==> flow/design.v <==
module sin_h(
    input signed [15:0] r_in,
    output signed [15:0] r_out
    );
     wire signed [15:0] a,b,c,d;
     assign a = r_in + (r_in >>> 2);
     assign b = (a >>> 4)+(r_in >>> 6);
     assign c = b+a; 
     assign d = (c >>> 5)+(r_in);
     assign r_out = d >>>1;     
endmodule
module cos_h(
    input signed [15:0] r,
    output signed [15:0] r_o
    );
    wire signed [15:0] a,b,c,d;
  assign a = r + (r >>> 2);
  assign b = r + (a >>> 2);
  assign c = b >>> 9;
  assign d = r + (r >>> 3);
  assign r_o = c+d;
endmodule
module sinh_23(
    input signed [15:0] rin,
    input S,
    output signed [15:0] rout
    );
     wire signed [15:0] a,b,c,d,e;
     assign a = (rin >>> 4)+ rin;
     assign b = rin + (rin >>> 9);
     assign c = b + (a >>> 7);
     assign d = c >>> 2;
     assign e = b >>> 3;
     assign rout = S? d:e;
endmodule
module cosh_23(
    input signed [15:0] ri,
    input sel,
    output signed [15:0] ro
    );
    wire signed [15:0] a,b,c,d;
    assign a = ri >>>7;
    assign b = (ri >>> 8)+ ri;
    assign c = b >>> 5;
    assign d = sel? c:b;
    assign ro = d + ri;
endmodule
module sinh_45(
    input signed [15:0] rin,
    input s,
    output signed [15:0] rout    
    );
    wire signed [15:0] a,b,c;
    assign a = rin >>> 4;
    assign b = rin >>> 5;
    assign c = s? a:b;
    assign rout = c;
endmodule
module cosh_45(
    input signed [15:0] rin,
    input s,
    output signed [15:0] rout    
    );
    wire signed [15:0] a,b,c;
    assign a = rin >>> 11;
    assign b = rin >>> 9;
    assign c = s? b:a;
    assign rout = rin + c;
endmodule
module stage_1(
    input signed [15:0] x_in,
    input signed [15:0] y_in,
    input signed [15:0] ang_in,
    input clk,
    input reset,
    output reg signed [15:0] x_out,
    output reg signed [15:0] y_out,
    output reg signed [15:0] ang_out
    );
    wire signed [15:0] p,q,u,v,abs_theta;
    assign abs_theta = ang_in[15] ? (~ang_in + 1'b1) : ang_in;
    reg signed [15:0] r,s,w,x,z,k; 
    sin_h S1(.r_in(y_in), .r_out(q));
    sin_h S2(.r_in(x_in), .r_out(u));
    cos_h C1(.r(x_in), .r_o(p));
    cos_h C2(.r(y_in), .r_o(v));
    always @(posedge clk, posedge reset)
    begin
    if(reset)
      begin
      x_out <= 16'b0000000000000000;
      y_out <= 16'b0000000000000000;
      ang_out <= 16'b0000000000000000;
      end
    else
    begin
      if (abs_theta <= 16'b0001000000000000)
         begin
         x_out <= x_in;
         y_out <= y_in;
         ang_out <= ang_in;
         end
      else 
         begin
         case(ang_in[15])
         1'b0: begin 
              x_out <= p+q; 
              y_out <= u+v; 
              ang_out <= ang_in - 16'b0010000000000000; 
              end
         1'b1: begin 
              x_out <= p-q; 
              y_out <= v-u; 
              ang_out <= ang_in + 16'b0010000000000000; 
              end
          endcase
         end
  end
end
endmodule
module stage_23(
    input signed [15:0] x_pr,
    input signed [15:0] y_pr,
    input signed [15:0] ang_pr,
    input clk,
    input reset,
    output reg signed [15:0] sx2_op,
    output reg signed [15:0] sy2_op,
    output reg signed [15:0] sa2_op
    );
  wire signed [15:0] abs_theta,o1,o2,o3,o4,w1,w2,w3,w4;
  assign abs_theta = ang_pr[15] ? (~ang_pr + 1'b1) : ang_pr;
  wire sel23;
  assign sel23 = (abs_theta > 16'b0000110000000000)?1'b1:1'b0;
  sinh_23 S1(.rin(x_pr),.S(sel23),.rout(o1));
  sinh_23 S2(.rin(y_pr),.S(sel23),.rout(o2));
  cosh_23 C1(.ri(x_pr),.sel(sel23),.ro(o3));
  cosh_23 C2(.ri(y_pr),.sel(sel23),.ro(o4)); 
always @(posedge clk, posedge reset)
begin
  if(reset)
      begin
      sx2_op <= 16'b0000000000000000;
      sy2_op<= 16'b0000000000000000;
      sa2_op <= 16'b0000000000000000;
      end
  else 
     begin
     if (abs_theta > 16'b0000110000000000 | abs_theta <= 16'b0000010000000000)
      begin
      sx2_op <= x_pr;
      sy2_op <= y_pr;
      sa2_op <= ang_pr;
      end
  else
      begin
         if(ang_pr[15])
          begin
          sx2_op <= o3 - o2;
          sy2_op <= o4 - o1;
          sa2_op <= sel23? (ang_pr + 16'b0001000000000000) : (ang_pr + 16'b0000100000000000);
          end
         else
          begin
          sx2_op <= o3 + o2;
          sy2_op <= o4 + o1;
          sa2_op <= sel23? (ang_pr - 16'b0001000000000000) : (ang_pr - 16'b0000100000000000);
          end
      end 
    end
end
endmodule  
module stage_45(
    input signed [15:0] sx2_op,
    input signed [15:0] sy2_op,
    input signed [15:0] sa2_op,
    input clk,
    input reset,
    output reg signed [15:0] x_nxt,
    output reg signed [15:0] y_nxt,
    output reg signed [15:0] ang_nxt
    );
    wire signed [15:0] o5,o6,o7,o8,w5,w6,w7,w8,abs_theta2;
    wire sel45;
    assign abs_theta2 = sa2_op[15] ? (~sa2_op + 1'b1) : sa2_op;
    assign sel45 = (abs_theta2 > 16'b0000001100000000)? 1'b1:1'b0;
sinh_45 S3(.rin(sx2_op),.s(sel45),.rout(o5));
sinh_45 S4(.rin(sy2_op),.s(sel45),.rout(o6));
cosh_45 C3(.rin(sx2_op),.s(sel45),.rout(o7));
cosh_45 C4(.rin(sy2_op),.s(sel45),.rout(o8));
always @(posedge clk, posedge reset)
begin
   if(reset)
      begin
      x_nxt <= 16'b0000000000000000;
      y_nxt <= 16'b0000000000000000;
      ang_nxt <= 16'b0000000000000000;
      end
   else
      begin
         if(abs_theta2 <= 16'b0000000100000000)
             begin
             x_nxt <= sx2_op;
             y_nxt <= sy2_op;
             ang_nxt <= sa2_op;
             end 
         else
             begin
             if(sa2_op[15])
                begin
                x_nxt <= o7 - o5;
                y_nxt <= o8 - o6;
                ang_nxt <= sel45? (sa2_op + 16'b0000010000000000) : (sa2_op + 16'b0000001000000000);
                end
             else
                begin
                x_nxt <= o7 + o5;
                y_nxt <= o8 + o6;
                ang_nxt <= sel45? (sa2_op - 16'b0000010000000000) : (sa2_op - 16'b0000001000000000);
                end
             end
      end
end
endmodule
module last_stage(
    input signed [15:0] x3,
    input signed [15:0] y3,
    input signed [15:0] ang3,
    input clk,
    input reset,
    output reg signed [15:0] xf,
    output reg signed [15:0] yf
    );
    wire signed [15:0] abs_theta,w1,w2,w3,w4,w5,w6;
    assign abs_theta = ang3[15] ? (~ang3 + 1'b1) : ang3;
    wire [3:0] k;
    assign k = abs_theta[15:12] + abs_theta[11];
    assign w1 = y3 >>> 9;
    assign w2 = x3 >>> 9;
    assign w3 = k*w1;
    assign w4 = k*w2;
    always @(posedge clk, posedge reset)
    begin
       if (reset)
         begin
         xf <= 16'b0000000000000000;
         yf <= 16'b0000000000000000;
         end
       else 
          begin
               if (ang3[15])
                 begin
                 xf <= x3 + w3;
                 yf <= y3 + w4;
                 end
               else 
                 begin
                 xf <= x3 - w3;
                 yf <= y3 - w4;
                 end
          end
    end
endmodule
`timescale 1ns / 100ps
module cordic_2taylor (
input clk,
input reset,
input signed [15:0] ang,
input signed [15:0] xin,
input signed [15:0] yin,
output signed [15:0] Xout,
output signed [15:0] Yout);
wire signed [15:0] x1, y1, theta1;           
wire signed [15:0] x2, y2, theta2;           
wire signed [15:0] x3, y3, theta3;           
    stage_1 S1(xin,yin,ang,clk,reset,x1,y1,theta1);
    stage_23 S2(x1,y1,theta1,clk,reset,x2,y2,theta2);
    stage_45 S3(x2,y2,theta2,clk,reset,x3,y3,theta3);
    last_stage S4(x3,y3,theta3,clk,reset,Xout,Yout);
endmodule
* Reports on cordic_2taylor
The steps from the RTL of cordic_2taylor to its reports follow in flow order.
Line numbers count from 1 in the design file above.
Cell names lack the library's common part.
A cell with - has no value.
- Top :: cordic_2taylor
- Clock :: clk
- Cell library :: sky130hd
- Timing corner :: tt_025C_1v80

* Elaborated design
Source: Yosys, flattened and elaborated, memories not mapped. Widths are those after wreduce; folded enables and synchronous resets count as part of the registers. Registers that Yosys merges into a memory's read port (data or address) are not register bits. Print and check cells do not count. Equal cells are merged and count once.
- Register bits :: 176
- Bits of input ports :: 50
- Output and inout port bits :: 32
- Word-level cells :: 119
- $add $sub $neg :: 57
- Multipliers :: 2
- Order comparisons :: 5
- Mux-type cells :: 38
- Bitwise gates (word level) :: 6
** Operators by type and width (count)
- 16-bit two-way mux :: 27
- 4-bit by 16-bit multiplier with 16-bit output :: 2
- 16-bit adder :: 6
- 16-bit parallel mux with 2-bit select :: 3
- 16-bit by 1-bit adder with 16-bit output with constant B :: 4
- 16-bit by 14-bit adder with 16-bit output :: 4
- 16-bit subtractor :: 4
- 16-bit by 7-bit adder with 16-bit output :: 4
- 16-bit NOT :: 4
- 11-bit by 16-bit adder with 16-bit output :: 2
- 12-bit by 16-bit adder with 16-bit output :: 2
- 13-bit by 16-bit adder with 16-bit output :: 2
- 16-bit by 12-bit adder with 16-bit output :: 2
- 16-bit by 12-bit subtractor with 16-bit output :: 2
- 16-bit by 13-bit adder with 16-bit output :: 2
- 16-bit by 15-bit subtractor with 16-bit output :: 2
- 16-bit by 9-bit adder with 16-bit output :: 2
- 7-bit by 16-bit adder with 16-bit output :: 2
- 8-bit by 16-bit adder with 16-bit output :: 2
- 15-bit two-way mux :: 2
- 12-bit by 10-bit adder with 13-bit output :: 2
- 11-bit two-way mux :: 2
- 15-bit by 16-bit adder with 16-bit output :: 1
- 16-bit by 10-bit adder with 16-bit output with constant B :: 1
- 16-bit by 10-bit subtractor with 16-bit output with constant B :: 1
- 16-bit by 10-bit greater-than comparator with 1-bit output with constant B :: 1
- 16-bit by 11-bit adder with 16-bit output with constant B :: 1
- 16-bit by 11-bit subtractor with 16-bit output with constant B :: 1
Not listed: further kinds 16, cells in them 18.

* Logic depth
Yosys ltp: most cells in a row. Word level: on the elaborated netlist, between registers, memories and ports. Mapped: between sequential cells and ports; inverters and the memories' decode and read muxes count.
- Depth in word-level cells :: 10
- ABC_AREA :: 0
- Gate-level depth with buffers :: 43
- Mapped depth without buffers :: 43

* After synthesis
Source: synth_stat.txt of the flow (Yosys; design flattened, memories mapped). It holds for the ABC_AREA given above (unset counts as 0); a run with the other value may have another netlist.
** Cell types
- ha_1 :: count 471, area in all 5.89E+03 µm²
- dfrtp_1 :: count 176, area in all 4.4E+03 µm²
- fa_1 :: count 113, area in all 2262.17 µm²
- xnor2_1 :: count 258, area in all 2.26E+03 µm²
- nand2_1 :: count 393, area in all 1.48E+03 µm²
- o21ai_0 :: count 294, area in all 1.47E+03 µm²
- inv_1 :: count 377, area in all 1.42E+03 µm²
- a21oi_1 :: count 264, area in all 1.32E+03 µm²
- xor2_1 :: count 141, area in all 1.23E+03 µm²
- nor2_1 :: count 315, area in all 1.18E+03 µm²
- a21o_1 :: count 99, area in all 743.213 µm²
- nor3_1 :: count 124, area in all 620.595 µm²
- or3_1 :: count 65, area in all 406.64 µm²
- o21a_1 :: count 52, area in all 390.374 µm²
- nand2b_1 :: count 60, area in all 375.36 µm²
- nand3_1 :: count 69, area in all 345.331 µm²
- o21bai_1 :: count 43, area in all 322.81 µm²
- a21boi_0 :: count 41, area in all 307.795 µm²
Not listed: further types 83, cells in them 792.
- Standard cells after synthesis :: 4147
- Synthesis area :: 32304.7 µm²
- Area of sequential cells :: 4404.2 µm²
- Flip-flop cells :: 176
- Buffers :: 107
The figures by module come from a second, unflattened synthesis with its own total; it is not the netlist above.
- Cells (unflattened synthesis) :: 4155
- Area total of the unflattened synthesis :: 34546.9 µm²
Rows give one instance, submodules left out.
** Modules
- last_stage :: instances 1, cells 572, area 4976.0 µm², sequential area 800.8 µm²
- stage_45 :: instances 1, cells 501, area 4191.5 µm², sequential area 1201.2 µm²
- stage_23 :: instances 1, cells 468, area 4167.7 µm², sequential area 1201.2 µm²
- stage_1 :: instances 1, cells 448, area 4132.7 µm², sequential area 1201.2 µm²
- sin_h :: instances 2, cells 251, area 2029.4 µm², sequential area 0.0 µm²
- cos_h :: instances 2, cells 238, area 1971.9 µm², sequential area 0.0 µm²
- sinh_23 :: instances 2, cells 239, area 1838.0 µm², sequential area 0.0 µm²
- cosh_23 :: instances 2, cells 204, area 1537.7 µm², sequential area 0.0 µm²
- cosh_45 :: instances 2, cells 134, area 952.2 µm², sequential area 0.0 µm²
- sinh_45 :: instances 2, cells 17, area 210.2 µm², sequential area 0.0 µm²
- cordic_2taylor :: instances 1, cells 0, area 0.0 µm², sequential area 0.0 µm²

* Worst setup path after synthesis
OpenSTA on the mapped netlist: ideal clock, no wires. The path of least setup slack (recovery checks aside). Input and output delay are each 20% of the period. Register names are those of the netlist, which keeps one name where synthesis merged equal registers.
- Kind :: input port to flip-flop
- Start :: input xin[0]
- End :: register S1.x_out[15]
- Clock period :: 10.0 ns
- External input delay :: 2.000 ns
- Setup time :: 0.125 ns
- Time at the first pin :: 2.000 ns
- Data arrival time :: 10.018 ns
- Required time :: 9.875 ns
- Slack :: -0.143 ns
- Delay of the path :: 8.143 ns
- Stages on the path :: 38
- Buffers on the path :: 0
- Synthesis period reached :: 10.143 ns
"delay of the path" is the arrival time less input delay plus setup time.
"stages on the path" counts driving pins, that of a launching flip-flop among them; a cell with two outputs on the path counts twice.
"synthesis period reached" is the clock period less the worst setup slack; recovery checks do not enter. This is arithmetic on one report: input and output delays are still those of the set period (20% each).
Between the ends stands the longest chain of elaborated cells between them, by number of cells; it is not shown to be the way that was timed. Of several equally long chains one is given.
Each line given opens the expression or statement behind the cell; cells for indexed reads and writes are added by Yosys, which also makes memories of some case tables.
A register here has more assigning lines than the two given.
- Cell sequence :: ha_1 -> inv_1 -> fa_1 -> nor2b_1 -> o21ai_0 -> a21boi_0 -> o21ai_0 -> a21oi_1 -> o21ai_0 -> a21oi_1 -> nand2b_1 -> inv_1 -> ha_1 -> o211a_1 -> a2111oi_0 -> a2111oi_0 -> a211o_1 -> o211a_1 -> (+2 left out) -> xor2_1 -> fa_1 -> inv_1 -> ha_1 -> inv_1 -> o21bai_1 -> a21oi_1 -> o21bai_1 -> a21oi_1 -> o21ai_0 -> or4b_2 -> nand3_1 -> ha_1 -> a21oi_1 -> o21ai_0 -> xnor3_1 -> xnor2_1 -> mux2_2
- Cells in the longest elaborated chain :: 6
- Elaborated cells between the ends (all ways) :: 8
- Classes of those cells :: add/sub: 6; mux: 2
** Ends and longest elaborated chain, post-synthesis
- from (decl) :: line 269 : input signed [15:0] xin,
- 16-bit by 14-bit adder with 16-bit output :: line 17 : assign a = r + (r >>> 2);
- 16-bit by 14-bit adder with 16-bit output :: line 18 : assign b = r + (a >>> 2);
- 7-bit by 16-bit adder with 16-bit output :: line 21 : assign r_o = c+d;
- 16-bit by 15-bit subtractor with 16-bit output :: line 112 : x_out <= p-q;
- 16-bit parallel mux with 2-bit select :: line 105 : case(ang_in[15])
- 16-bit two-way mux :: line 97 : if (abs_theta <= 16'b0001000000000000)
- to (assign) :: line 99 : x_out <= x_in;
- to (assign) :: line 107 : x_out <= p+q;
- to (decl) :: line 76 : output reg signed [15:0] x_out,

* Worst path after layout
Path of least setup slack in the final report of flow run A (OpenROAD, finished layout, wires in). Where an end is a register, its clock arrival counts in the times.
- Kind :: input port to flip-flop
- Start :: input xin[5]
- End :: register S1.y_out[15]
- Clock period :: 10.0 ns
- External input delay :: 2.00 ns
- Setup time :: 0.12 ns
- Time at the first pin :: 2.00 ns
- Data arrival time :: 10.03 ns
- Required time :: 10.38 ns
- Slack :: 0.35 ns
- Stages on the path :: 37
- Buffers on the path :: 2
Between the ends stands the longest chain of elaborated cells between them, by number of cells; it is not shown to be the way that was timed. Of several equally long chains one is given.
A register here has more assigning lines than the two given.
- Cell sequence :: dlygate4sd2_1 -> ha_1 -> o21ai_1 -> a21boi_2 -> o21ai_1 -> a21oi_2 -> o21ai_2 -> a21oi_2 -> nand2b_4 -> fa_1 -> inv_1 -> ha_1 -> and4b_1 -> a221oi_4 -> buf_4 -> and2b_2 -> o21ai_0 -> a21oi_1 -> ha_2 -> nand4b_1 -> mux2i_4 -> o21ai_0 -> and2_2 -> o31ai_2 -> xor2_1 -> ha_1 -> o21ai_0 -> a21oi_1 -> o21ai_0 -> nand2b_1 -> a21o_1 -> a211oi_2 -> o41a_1 -> o21ai_2 -> xor3_1 -> xnor3_1 -> mux2_2
- Cells in the longest elaborated chain :: 7
- Elaborated cells between the ends (all ways) :: 8
- Classes of those cells :: add/sub: 6; mux: 2
** Ends and longest elaborated chain, post-layout
- from (decl) :: line 269 : input signed [15:0] xin,
- 16-bit by 14-bit adder with 16-bit output :: line 6 : assign a = r_in + (r_in >>> 2);
- 12-bit by 10-bit adder with 13-bit output :: line 7 : assign b = (a >>> 4)+(r_in >>> 6);
- 13-bit by 16-bit adder with 16-bit output :: line 8 : assign c = b+a;
- 11-bit by 16-bit adder with 16-bit output :: line 9 : assign d = (c >>> 5)+(r_in);
- 16-bit by 15-bit subtractor with 16-bit output :: line 113 : y_out <= v-u;
- 16-bit parallel mux with 2-bit select :: line 105 : case(ang_in[15])
- 16-bit two-way mux :: line 97 : if (abs_theta <= 16'b0001000000000000)
- to (assign) :: line 100 : y_out <= y_in;
- to (assign) :: line 108 : y_out <= u+v;
- to (decl) :: line 77 : output reg signed [15:0] y_out,

Subject: flow runs of cordic_2taylor

Hi,

Stored flow runs of cordic_2taylor (2 of them; Yosys, OpenROAD, sky130hd). They differ in their settings and are not a sequence. Constraints: input delay and output delay 20% of the set period each, output load 0.01 pF.
"clock period reached" = clock period - worst setup slack. The figure is calculated, with input and output delays left at 20% of the set period.
By "worst setup path time" is meant the share of the clock period that the worst setup path is allowed (20% is reserved at inputs, 20% at outputs), minus its slack. Clock arrival times at its registers enter into it.

* Flow run A
** Files
==> flow/run.sh <==
#!/bin/bash
# the make line also repeats the synthesis and layout settings of config.mk as NAME=value (left out here)
make -C /OpenROAD-flow-scripts/flow DESIGN_CONFIG=/design/flow/config.mk WORK_HOME=/design/flow/orfs CLKGATE_MAP_FILE= finish
==> flow/config.mk <==
export PLATFORM = sky130hd
export DESIGN_NAME = cordic_2taylor
export DESIGN_NICKNAME = cordic_2taylor
export VERILOG_FILES = /design/flow/design.v
export SDC_FILE = /design/flow/constraint.sdc
export NUM_CORES = 4
export LEC_CHECK = 0
export CAP_MARGIN = 0
export CORE_MARGIN = 2
export CORE_UTILIZATION = 40
export GPL_TIMING_DRIVEN = 0
export SLEW_MARGIN = 20
==> flow/constraint.sdc <==
create_clock -name core_clock -period 10.0 [get_ports {clk}]
set_input_delay 2.0000 -clock core_clock [delete_from_list [all_inputs] [get_ports {clk}]]
set_output_delay 2.0000 -clock core_clock [all_outputs]
set_load 0.01 [all_outputs]
** Results
- Worst setup slack after layout :: 0.351 ns
- Clock period reached :: 9.649 ns
- Chip area in the Yosys report :: 32304.7 µm²
- Worst-case hold slack :: 0.427 ns
- Sum of negative setup slack :: 0.000 ns
- Worst setup path time :: 7.65 ns
- Type of the worst setup path :: input port to flip-flop
- Final design utilization :: 0.448
- Standard-cell area after routing :: 35937.0 µm²
- Full die area :: 83050.6 µm²

* Flow run B
** Files
==> flow/run.sh <==
#!/bin/bash
# the make line also repeats the synthesis and layout settings of config.mk as NAME=value (left out here)
make -C /OpenROAD-flow-scripts/flow DESIGN_CONFIG=/design/flow/config.mk WORK_HOME=/design/flow/orfs CLKGATE_MAP_FILE= finish
==> flow/config.mk <==
export PLATFORM = sky130hd
export DESIGN_NAME = cordic_2taylor
export DESIGN_NICKNAME = cordic_2taylor
export VERILOG_FILES = /design/flow/design.v
export SDC_FILE = /design/flow/constraint.sdc
export NUM_CORES = 4
export LEC_CHECK = 0
export CAP_MARGIN = 25
export CORE_MARGIN = 2
export CORE_UTILIZATION = 68
export GPL_ROUTABILITY_DRIVEN = 0
export GPL_TIMING_DRIVEN = 0
export MIN_ROUTING_LAYER = met1
export SLEW_MARGIN = 20
==> flow/constraint.sdc <==
create_clock -name core_clock -period 5.47 [get_ports {clk}]
set_input_delay 1.0940 -clock core_clock [delete_from_list [all_inputs] [get_ports {clk}]]
set_output_delay 1.0940 -clock core_clock [all_outputs]
set_load 0.01 [all_outputs]
** Results
No results, routing failed with GRT-0232.

Regards
